==> flow/design.v <==
module router_fsm(input clock, resetn, pkt_valid, parity_done, soft_reset_0, soft_reset_1, soft_reset_2,
                        fifo_full, low_pkt_valid, fifo_empty_0, fifo_empty_1, fifo_empty_2,
                  input [1:0] data_in,
                  output busy, detect_add, ld_state, laf_state, full_state, write_enb_reg, rst_int_reg, lfd_state);
parameter Decode_Address = 3'b000, 
          Load_First_Data = 3'b001,
          Wait_Till_Empty = 3'b010,
          Load_Data = 3'b011,
          Check_Parity_Error = 3'b100,
          Load_Parity = 3'b101,
          Fifo_Full_State = 3'b110,
          Load_After_Full = 3'b111;
reg [2:0] state, next_state;
always @(posedge clock) begin
    if (!resetn) state <= Decode_Address;
    else if((soft_reset_0 && (data_in[1:0] == 0)) | (soft_reset_1 && (data_in[1:0] == 1)) | (soft_reset_2 && (data_in[1:0] == 2))) state <= Decode_Address;
    else state <= next_state; 
end
always @(*) begin
    case(state)
    Decode_Address : begin  
        if(pkt_valid & (data_in[1:0] == 0 & fifo_empty_0 | data_in[1:0] == 1 & fifo_empty_1 | data_in[1:0] == 2 & fifo_empty_2))
        begin
            next_state = Load_First_Data;
        end
        else if(pkt_valid & (data_in[1:0] == 0 & !fifo_empty_0 | data_in[1:0] == 1 & !fifo_empty_1 | data_in[1:0] == 2 & !fifo_empty_2))
        begin
            next_state = Wait_Till_Empty;
        end
        else next_state = Decode_Address;
    end
    Load_First_Data : next_state = Load_Data;  
    Wait_Till_Empty : begin  
        if( (fifo_empty_0 && (data_in[1:0] == 0)) || (fifo_empty_1 && (data_in[1:0] == 1)) || (fifo_empty_2 && (data_in[1:0] == 2)) ) begin
            next_state = Load_First_Data;
        end
        else next_state = Wait_Till_Empty;
    end
    Load_Data : begin  
        if(fifo_full) next_state = Fifo_Full_State;
        else if (!fifo_full & !pkt_valid) next_state = Load_Parity;
        else next_state = Load_Data;
    end
    Fifo_Full_State : begin  
        if(!fifo_full) next_state = Load_After_Full;
        else next_state = Fifo_Full_State;
    end
    Load_Parity : next_state = Check_Parity_Error;  
    Check_Parity_Error : begin  
        if(fifo_full) next_state= Fifo_Full_State;
        else next_state = Decode_Address;
    end
    Load_After_Full : begin  
        if (parity_done) next_state = Decode_Address;
        else if(low_pkt_valid) next_state = Load_Parity;
        else next_state = Load_Data;
    end
    endcase
end
assign detect_add = (state == Decode_Address);
assign lfd_state = (state == Load_First_Data);
assign busy = (state == Load_First_Data) || (state == Load_Parity) || (state == Fifo_Full_State) || (state == Load_After_Full) || (state == Wait_Till_Empty) || (state == Check_Parity_Error);
assign ld_state = (state == Load_Data)||(state == Load_Parity) ;
assign write_enb_reg = (state == Load_First_Data)|(state == Load_Data)||(state == Load_Parity);
assign full_state = (state == Fifo_Full_State);
assign laf_state = (state == Load_After_Full);  
assign rst_int_reg = (state == Check_Parity_Error);
endmodule
module router_reg(input clock, resetn, pkt_valid, fifo_full, rst_int_reg, detect_add, 
                        ld_state, laf_state, full_state, lfd_state, 
                  output reg parity_done, low_pkt_valid, err, 
                  input [7:0] data_in, output reg [7:0] dout);
reg [7:0] a,c,d,e;
reg [8:0] b [31:0];
reg [4:0] count_b,count_a ;
always@(posedge clock) begin
    if(!resetn) begin
        dout <= 8'd0;
        parity_done <= 1'b0;
        low_pkt_valid <= 1'b0;
        err <= 1'b0;
        count_b <= 0;
        count_a <= 0;
        c <= 8'd0;
        d <= 8'd0;
    end
    else begin
    parity_done <= ((ld_state & !fifo_full & !pkt_valid) | (laf_state & low_pkt_valid & !parity_done)) & !detect_add;
    low_pkt_valid <= (ld_state & !pkt_valid);
        if(pkt_valid) begin
            if(detect_add) begin
                dout <= data_in;
                c <= data_in;
            end
            else if(ld_state||lfd_state) begin
                if(full_state) begin
                    b[count_b] <= data_in;
                    count_b <= count_b + 1;
                end
                else if(!full_state) begin
                    if(laf_state) begin
                        dout <= b[count_a];
                        count_a <= count_a + 1;
                    end
                    else begin
                        c <= c^data_in;
                        dout <= data_in;
                    end
                end 
            end 
        end
        else begin
            d <= data_in;
            dout <= data_in;
        end
    end
err <= (c==d) ? 0 : 1 ;
end
endmodule
module router_sync(input detect_add, write_enb_reg, clock, resetn, 
                         read_enb_0, read_enb_1, read_enb_2,
                         empty_0, empty_1, empty_2, 
                         full_0, full_1, full_2, 
                   input [1:0] data_in,
                   output reg vld_out_0, vld_out_1, vld_out_2,
                   output reg soft_reset_0, soft_reset_1, soft_reset_2, 
                   output reg fifo_full,
                   output reg [2:0] write_enb);
reg [1:0] q;
reg [4:0] count0,count1,count2;
always@(posedge clock)begin
    if(detect_add) q <= data_in;
end
always@(*)begin
    vld_out_0 <= !empty_0;
    vld_out_1 <= !empty_1;
    vld_out_2 <= !empty_2;
    case(q)
    2'b00 : begin
            fifo_full = full_0;
            write_enb = {2'b00, write_enb_reg};
            end 
    2'b01 : begin
            fifo_full = full_1;
            write_enb = {1'b0, write_enb_reg,1'b0};
            end
    2'b10 : begin
            fifo_full = full_2;
            write_enb = {write_enb_reg, 2'b00};
            end
    default : begin
                fifo_full = 0;
                write_enb = 3'd0;
    end
    endcase
end
always@(posedge clock) begin
    if(!resetn)begin
        count0<=5'd0;
        count1<=5'd0;
        count2<=5'd0;
        soft_reset_0 <= 1'b0;
        soft_reset_1 <= 1'b0;
        soft_reset_2 <= 1'b0;
    end
    else begin
        soft_reset_0 <= 1'b0;
        soft_reset_1 <= 1'b0;
        soft_reset_2 <= 1'b0;
        if (vld_out_0 && !read_enb_0) begin
            if (count0 == 5'b11101) begin
                soft_reset_0 <= 1'b1;
                count0 <= 5'd0;
            end
            else count0 <= count0 + 1'b1;
        end
        else count0 <= 5'd0;
        if (vld_out_1 && !read_enb_1) begin
            if (count1 == 5'b11101) begin
                soft_reset_1 <= 1'b1;
                count1 <= 5'd0;
            end
            else count1 <= count1 + 1'b1;
        end
        else count1 <= 5'd0;
        if (vld_out_2 && !read_enb_2) begin
            if (count2 == 5'b11101) begin
                soft_reset_2 <= 1'b1;
                count2 <= 5'd0;
            end
            else count2 <= count2 + 1'b1;
        end
        else count2 <= 5'd0;
    end
end
endmodule
module router_fifo(input clock, resetn, write_enb, read_enb, soft_reset, lfd_state,
                   input [7:0] data_in, output full, empty, output [7:0] data_out);
reg [8:0] mem [0:15];
reg [3:0] rd_pointer, wr_pointer;
reg [8:0] packet_out;
wire [8:0]packet;
reg [6:0] length;
reg [4:0] status_count;
assign empty = (status_count == 0 ) ? 1'b1 : 1'b0 ;
assign full = (status_count == 5'd16) ? 1'b1 : 1'b0 ;
assign packet[7:0] = data_in[7:0];
assign packet[8] = lfd_state;
assign data_out = resetn ?  packet_out[7:0] : 8'd0;
always@(posedge clock) begin
    if(!resetn || soft_reset) status_count <= 5'd0;
    else if(full == 1'b0 && write_enb & empty == 1'b0 && read_enb) status_count <= status_count;
    else if (full == 1'b0 && write_enb) status_count <= status_count + 1'b1;
    else if(empty == 1'b0 && read_enb ) status_count <= status_count - 1'b1;
    else status_count <= status_count;
end
always@(posedge clock) begin
    if(!resetn || soft_reset) begin  
        wr_pointer <= 4'd0;
    end
    else if(full == 1'b0 && write_enb) begin  
            mem[wr_pointer[3:0]] <= packet;
            wr_pointer <= wr_pointer + 1'b1;
    end
end
always@(posedge clock) begin
    if(!resetn || soft_reset) begin  
        rd_pointer <= 4'd0;
        packet_out <= 9'd0;
    end
    else begin 
        if(empty == 1'b0 && read_enb ) begin  
                packet_out <= mem[rd_pointer[3:0]];
                rd_pointer <= rd_pointer + 1'b1;
        end
        if (length == 0 && (empty || !mem[rd_pointer[3:0]][8])) packet_out <= 9'd0;
    end
end
always@(posedge clock)begin
    if (!resetn || soft_reset) begin
        length <= 0;
    end
    else if(empty == 1'b0 && read_enb ) begin
        if(mem[rd_pointer[3:0]][8])begin
                length <= mem[rd_pointer[3:0]][7:2] + 1'b1;
        end
        else if (length != 0)  begin
                length <= length - 1'b1;
        end
    end
end
endmodule
module router_top(input clock, resetn, read_enb_0, read_enb_1, read_enb_2, pkt_valid,
                  input [7:0] data_in, output [7:0] data_out_0, data_out_1, data_out_2,
                  output valid_out_0, valid_out_1, valid_out_2, error, busy);
wire parity_done,detect_add;
wire ld_state, laf_state, full_state, write_enb_reg, rst_int_reg, lfd_state;
wire [2:0] fifo_empty, full,w_enb, write_enb, soft_reset_temp;
wire fifo_full,low_pkt_valid,soft_reset_0,soft_reset_1,soft_reset_2;
wire [7:0] dout;
wire read_enb_temp[2:0];
wire [7:0] data_out_temp[2:0];
assign soft_reset_temp[0] = soft_reset_0;
assign soft_reset_temp[1] = soft_reset_1;
assign soft_reset_temp[2] = soft_reset_2;
assign read_enb_temp[0] = read_enb_0;
assign read_enb_temp[1] = read_enb_1;
assign read_enb_temp[2] = read_enb_2;
assign data_out_0 = data_out_temp[0];
assign data_out_1 = data_out_temp[1];
assign data_out_2 = data_out_temp[2];
router_fsm dut1(.clock(clock),
                .resetn(resetn),
                .pkt_valid(pkt_valid),
                .parity_done(parity_done),
                .soft_reset_0(soft_reset_0),
                .soft_reset_1(soft_reset_1),
                .soft_reset_2(soft_reset_2),
                .fifo_full(fifo_full),
                .low_pkt_valid(low_pkt_valid),
                .fifo_empty_0(fifo_empty[0]),
                .fifo_empty_1(fifo_empty[1]),
                .fifo_empty_2(fifo_empty[2]),
                .data_in(data_in[1:0]),
                .busy(busy),
                .detect_add(detect_add),
                .ld_state(ld_state),
                .laf_state(laf_state),
                .full_state(full_state),
                .write_enb_reg(write_enb_reg),
                .rst_int_reg(rst_int_reg),
                .lfd_state(lfd_state));
router_reg dut2(.clock(clock),
                .resetn(resetn),
                .pkt_valid(pkt_valid),
                .fifo_full(fifo_full),
                .detect_add(detect_add),
                .ld_state(ld_state),
                .laf_state(laf_state),
                .full_state(full_state),
                .rst_int_reg(rst_int_reg),
                .lfd_state(lfd_state),
                .parity_done(parity_done),
                .low_pkt_valid(low_pkt_valid),
                .err(error),
                .data_in(data_in),
                .dout(dout));
router_sync dut3(.clock(clock),
                .resetn(resetn),
                .detect_add(detect_add),
                .read_enb_0(read_enb_0),
                .read_enb_1(read_enb_1),
                .read_enb_2(read_enb_2),
                .write_enb_reg(write_enb_reg),
                .empty_0(fifo_empty[0]),
                .empty_1(fifo_empty[1]),
                .empty_2(fifo_empty[2]),
                .full_0(full[0]),
                .full_1(full[1]),
                .full_2(full[2]),
                .data_in(data_in[1:0]),
                .vld_out_0(valid_out_0),
                .vld_out_1(valid_out_1),
                .vld_out_2(valid_out_2),
                .soft_reset_0(soft_reset_0),
                .soft_reset_1(soft_reset_1),
                .soft_reset_2(soft_reset_2),
                .fifo_full(fifo_full),
                .write_enb(w_enb));
genvar x;
generate for (x= 0 ; x<3 ; x = x+1)
begin:fifo
	router_fifo f(.clock(clock),
                  .resetn(resetn), 
                  .soft_reset(soft_reset_temp[x]),
	              .lfd_state(lfd_state),
                  .write_enb(w_enb[x]),
                  .data_in(dout), 
                  .read_enb(read_enb_temp[x]),
	              .full(full[x]), 
                  .empty(fifo_empty[x]), 
                  .data_out(data_out_temp[x]));
end
endgenerate	
endmodule
==> Step by step through the tools: router_top <==
Tool output for the design above, in the order of the flow.
Line numbers count from 1 in the design file above.
Operators carry their Yosys type and port widths (W data, S select, Z words).
Library cell names are shortened.
{ "design": {"top_module": "router_top", "clock": "clock", "lib": "sky130hd", "corner": "tt_025C_1v80"} }

==> Word level <==
Yosys after proc, flatten, opt, wreduce and memory -nomap, before mapping. Print and check cells are not counted. Equal cells are merged and count once.
Yosys's memory passes give these memory sizes; they may raise the number of words (mostly to a power of two), join words into wider ones and drop unused or constant bits.
{ "word_totals": {"register_bits": 144, "mem_bits_rw": 720, "clocked_rd_ports_x_width": 36, "memories": 4, "out_inout_bits": 29, "word_cells": 302} }
{ "op_classes": {"addsub": 23, "n_eq": 22, "muxes": 87, "bitwise": 42, "reduce_and_logical": 93} }
{ "mem_list": {"columns": ["memory", "size", "width", "rd", "write_ports", "line", "rtl"], "rows": [
  ["dut2.b", 32, 9, 1, 1, 74, "reg [8:0] b [31:0];"],
  ["fifo[0].f.mem", 16, 9, 1, 1, 199, "reg [8:0] mem [0:15];"],
  ["fifo[1].f.mem", 16, 9, 1, 1, 199, null],
  ["fifo[2].f.mem", 16, 9, 1, 1, 199, null]
]} }
{ "ops": {"columns": ["operator", "count"], "rows": [
  ["$mux W9", 11],
  ["$mux W8", 12],
  ["$mux W5", 13],
  ["$mux W4", 12],
  ["$mux W7", 6],
  ["$add A5 B1 Y5 const B", 8],
  ["$eq A5 B5 Y1 const B", 6],
  ["$logic_and A1 B1 Y1", 24],
  ["$add A4 B1 Y4 const B", 6],
  ["$pmux W3 S8", 1],
  ["$mux W1", 22],
  ["$add A6 B1 Y7 const B", 3],
  ["$sub A7 B1 Y7 const B", 3],
  ["$logic_not A7 Y1", 3],
  ["$reduce_bool A7 Y1", 3],
  ["$reduce_and A2 Y1", 10],
  ["$and A1 B1 Y1", 18],
  ["$mux W3", 6],
  ["$logic_or A1 B1 Y1", 16],
  ["$not A1 Y1", 15],
  ["$sub A5 B1 Y5 const B", 3],
  ["$logic_not A5 Y1", 3],
  ["$logic_not A1 Y1", 14],
  ["$reduce_bool A2 Y1", 7],
  ["$eq A3 B3 Y1 const B", 4],
  ["$reduce_or A3 Y1", 3],
  ["$pmux W3 S3", 1],
  ["$or A1 B1 Y1", 8]
]} }
Not listed: further kinds 16, cells in them 26.

==> Depth <==
Longest topological path by Yosys (ltp), each cell counted once; first at word level (registers and memories cut), then after technology mapping (sequential cells cut; the memories' decode and read muxes count).
{ "depth": {"ltp_word": 10, "abc_area": 0, "mapped_depth": 11, "ltp_nobuf": 10} }

==> After synthesis <==
The flow's flattened synthesis, as Yosys stat reports it; memories are mapped. The netlist is that of the ABC_AREA named above (0 if unset); the other value can give another one.
{ "synth_totals": {"stdcells": 2048, "area_mm2": 0.0343967, "seq_area_mm2": 0.024003, "flip_flops": 854} }
{ "types": {"columns": ["cell", "count"], "rows": [
  ["edfxtp_1", 690],
  ["mux4_2", 178],
  ["dfxtp_1", 164],
  ["nor2_1", 189],
  ["mux4_1", 22],
  ["ha_1", 44],
  ["nand2_1", 139],
  ["xor2_1", 41],
  ["mux2i_1", 31],
  ["a21oi_1", 61],
  ["and2_1", 47],
  ["xnor2_1", 31],
  ["a22oi_1", 32],
  ["inv_1", 48],
  ["nand3_1", 36],
  ["o21ai_0", 32],
  ["clkbuf_1", 42],
  ["buf_2", 25]
]} }
Other cell types: 48; their cells: 196.
The figures by module come from a second, unflattened synthesis with its own total; it is not the netlist above.
{ "unflattened": {"cells_unflattened": 2185, "hier_area_mm2": 0.0347583} }
Rows give one instance, submodules left out.
{ "modules": {"columns": ["mod", "n_inst", "cells", "area_mm2", "mod_seq_area_mm2"], "rows": [
  ["router_fifo", 3, 432, 0.0071331, 0.0049648],
  ["router_reg", 1, 762, 0.0121479, 0.0085282],
  ["router_sync", 1, 84, 0.0008095, 0.0004204],
  ["router_fsm", 1, 43, 0.0004016, 0.0001602],
  ["router_top", 1, 0, 0, 0]
]} }

==> Worst setup path after synthesis <==
OpenSTA on the mapped netlist: ideal clock, no wires. The path of least setup slack (recovery checks aside). Input and output delay are each 20% of the period. Register names are those of the netlist, which keeps one name where synthesis merged equal registers.
{ "synth_timing": {"path_type": "register -> register", "start": "reg dut1.state", "end": "reg fifo[0].f.status_count[4]", "clock_period_ps": 5000, "t_arrival_ps": 3460, "required_time_ps": 4872, "path_slack_ps": 1413, "delay_ps": 3588, "path_stages": 12, "path_buffers": 1, "period_less_setup_slack_ps": 3587} }
"delay_ps" = arrival - input delay + setup time.
"path_stages": output pins that drive a net of the path, with the launching flip-flop's if there is one; two outputs of one cell count as two.
"period_less_setup_slack_ps" = period - worst setup slack (recovery checks aside). The figure is calculated, with input and output delays left at 20% of the set period.
An end named without its bit number is one bit of that signal or, where synthesis recoded a state register, one of its new flip-flops.
Between the ends stands the longest chain of elaborated cells between them, by number of cells; it is not shown to be the way that was timed. Of several equally long chains one is given.
Each line given opens the expression or statement behind the cell; cells for indexed reads and writes are added by Yosys, which also makes memories of some case tables.
At most two assigning lines are given for a register; there are more.
{ "synth_between": {"path_cell_list": "dfxtp_1 nor3_1 a2111oi_1 clkbuf_1 inv_1 ha_1 nor2b_1 o21ai_0 nor4b_1 a21oi_1 xnor2_1 nor2_1", "elab_chain_cells": 9, "cone_cells": 14, "classes_between": "eq/ne: 3; mux: 2; logic: 3; reduce/logical: 6"} }
{ "synth_rtl": {"columns": ["item", "line", "rtl"], "rows": [
  ["from (decl)", 13, "reg [2:0] state, next_state;"],
  ["from (assign)", 15, "if (!resetn) state <= Decode_Address;"],
  ["from (assign)", 16, "else if((soft_reset_0 && (data_in[1:0] == 0)) | (soft_reset_1 && (data_in[1:0] == 1)) | (soft_reset_2 && (data ..."],
  ["$eq A3 B1 Y1", 64, "assign write_enb_reg = (state == Load_First_Data)|(state == Load_Data)||(state == Load_Parity);"],
  ["$or A1 B1 Y1", 64, null],
  ["$logic_or A1 B1 Y1", 64, null],
  ["$pmux W3 S3", 138, "case(q)"],
  ["$and A1 B1 Y1", 212, "else if(full == 1'b0 && write_enb & empty == 1'b0 && read_enb) status_count <= status_count;"],
  ["$logic_and A1 B1 Y1 x2", 212, null],
  ["$not A1 Y1", null, null],
  ["$reduce_and A2 Y1", null, null],
  ["to (assign)", 212, null],
  ["to (assign)", 213, "else if (full == 1'b0 && write_enb) status_count <= status_count + 1'b1;"],
  ["to (decl)", 204, "reg [4:0] status_count;"]
]} }

==> Worst path after layout <==
From the final timing report of run 1: the path of least setup slack in the routed layout; clock arrival at registers is part of the times.
The path's times are printed in steps of 10 ps; the period is the one set.
{ "layout_timing": {"path_type": "register -> output", "start": "reg fifo[2].f.status_count[1]", "end": "out valid_out_2", "clock_period_ps": 2600, "t_arrival_ps": 1980, "required_time_ps": 2080, "path_slack_ps": 100, "path_stages": 5, "path_buffers": 1} }
Between the ends stands the longest chain of elaborated cells between them, by number of cells; it is not shown to be the way that was timed. Of several equally long chains one is given.
At most two assigning lines are given for a register; there are more.
{ "layout_between": {"path_cell_list": "dfxtp_4 or4_4 nor2_4 inv_2 clkdlybuf4s15_1", "elab_chain_cells": 3, "cone_cells": 3, "classes_between": "mux: 1; reduce/logical: 2"} }
{ "layout_rtl": {"columns": ["item", "line", "rtl"], "rows": [
  ["from (decl)", 204, "reg [4:0] status_count;"],
  ["from (assign)", 212, "else if(full == 1'b0 && write_enb & empty == 1'b0 && read_enb) status_count <= status_count;"],
  ["from (assign)", 213, "else if (full == 1'b0 && write_enb) status_count <= status_count + 1'b1;"],
  ["$logic_not A5 Y1", 205, "assign empty = (status_count == 0 ) ? 1'b1 : 1'b0 ;"],
  ["$mux W1", 205, null],
  ["$logic_not A1 Y1", 137, "vld_out_2 <= !empty_2;"],
  ["to (decl)", 255, "output valid_out_0, valid_out_1, valid_out_2, error, busy);"]
]} }

Appendix: measured runs

Below are 4 stored runs of the flow (Yosys, OpenROAD; platform sky130hd) on router_top, each with its settings and what was measured, unordered. Constraints: input delay and output delay 20% of the set period each, output load 0.01 pF.
"period_less_ws_ps" means the clock period less the worst setup slack. The figure is calculated, with input and output delays left at 20% of the set period.
[
  {
    "run": "run 1",
    "settings": { "CAP_MARGIN": 25, "CELL_PAD_IN_SITES_DETAIL_PLACEMENT": 1, "CELL_PAD_IN_SITES_GLOBAL_PLACEMENT": 1, "CORE_UTILIZATION": 48, "CTS_CLUSTER_DIAMETER": 317, "CTS_CLUSTER_SIZE": 17, "PLACE_DENSITY_LB_ADDON": 0.13, "SLEW_MARGIN": 30, "period_ns": 2.6, "CORE_MARGIN": 2 },
    "results": { "utilization_pct": 55.1, "design.die.area_mm2": 0.0738182, "ys_area_mm2": 0.0343967, "timing.setup.tns_ps": 0, "period_less_ws_ps": 2496, "fin_ws_ps": 104, "final_stdcell_area_mm2": 0.0392539, "final_hold_ws_ps": 418 }
  },
  {
    "run": "run 2",
    "settings": { "CAP_MARGIN": 25, "CELL_PAD_IN_SITES_GLOBAL_PLACEMENT": 1, "CORE_UTILIZATION": 37, "CTS_CLUSTER_DIAMETER": 174, "GPL_ROUTABILITY_DRIVEN": 1, "GPL_TIMING_DRIVEN": 0, "PLACE_DENSITY_LB_ADDON": 0.3, "SLEW_MARGIN": 5, "TNS_END_PERCENT": 75, "period_ns": 2.22, "CORE_MARGIN": 2 },
    "results": { "design.die.area_mm2": 0.0954192, "final_stdcell_area_mm2": 0.0436957, "timing.setup.tns_ps": -7265, "fin_ws_ps": -253, "period_less_ws_ps": 2473, "ys_area_mm2": 0.0343967, "final_hold_ws_ps": 250, "utilization_pct": 47.5 }
  },
  {
    "run": "run 3",
    "settings": { "ABC_AREA": 1, "CAP_MARGIN": 25, "CELL_PAD_IN_SITES_GLOBAL_PLACEMENT": 2, "CORE_UTILIZATION": 37, "CTS_CLUSTER_DIAMETER": 333, "GPL_ROUTABILITY_DRIVEN": 1, "GPL_TIMING_DRIVEN": 0, "PLACE_DENSITY_LB_ADDON": 0.3, "SETUP_SLACK_MARGIN": 0.75, "SLEW_MARGIN": 5, "TNS_END_PERCENT": 25, "period_ns": 4.47, "CORE_MARGIN": 2 },
    "results": { "timing.setup.tns_ps": 0, "ys_area_mm2": 0.0357343, "fin_ws_ps": 704, "final_hold_ws_ps": 460, "final_stdcell_area_mm2": 0.0413609, "utilization_pct": 43.4, "design.die.area_mm2": 0.0990802, "period_less_ws_ps": 3766 }
  },
  {
    "run": "run 4",
    "settings": { "CELL_PAD_IN_SITES_DETAIL_PLACEMENT": 2, "CORE_MARGIN": 5, "CORE_UTILIZATION": 41, "CTS_CLUSTER_SIZE": 99, "GPL_ROUTABILITY_DRIVEN": 1, "MIN_ROUTING_LAYER": "met1", "PLACE_DENSITY_LB_ADDON": 0.02, "SLEW_MARGIN": 5, "period_ns": 5.34, "CAP_MARGIN": 20 },
    "results": { "final_stdcell_area_mm2": 0.0394178, "utilization_pct": 47.3, "ys_area_mm2": 0.0343967, "design.die.area_mm2": 0.0897871, "final_hold_ws_ps": 456, "fin_ws_ps": 1532, "timing.setup.tns_ps": 0, "period_less_ws_ps": 3808 }
  }
]
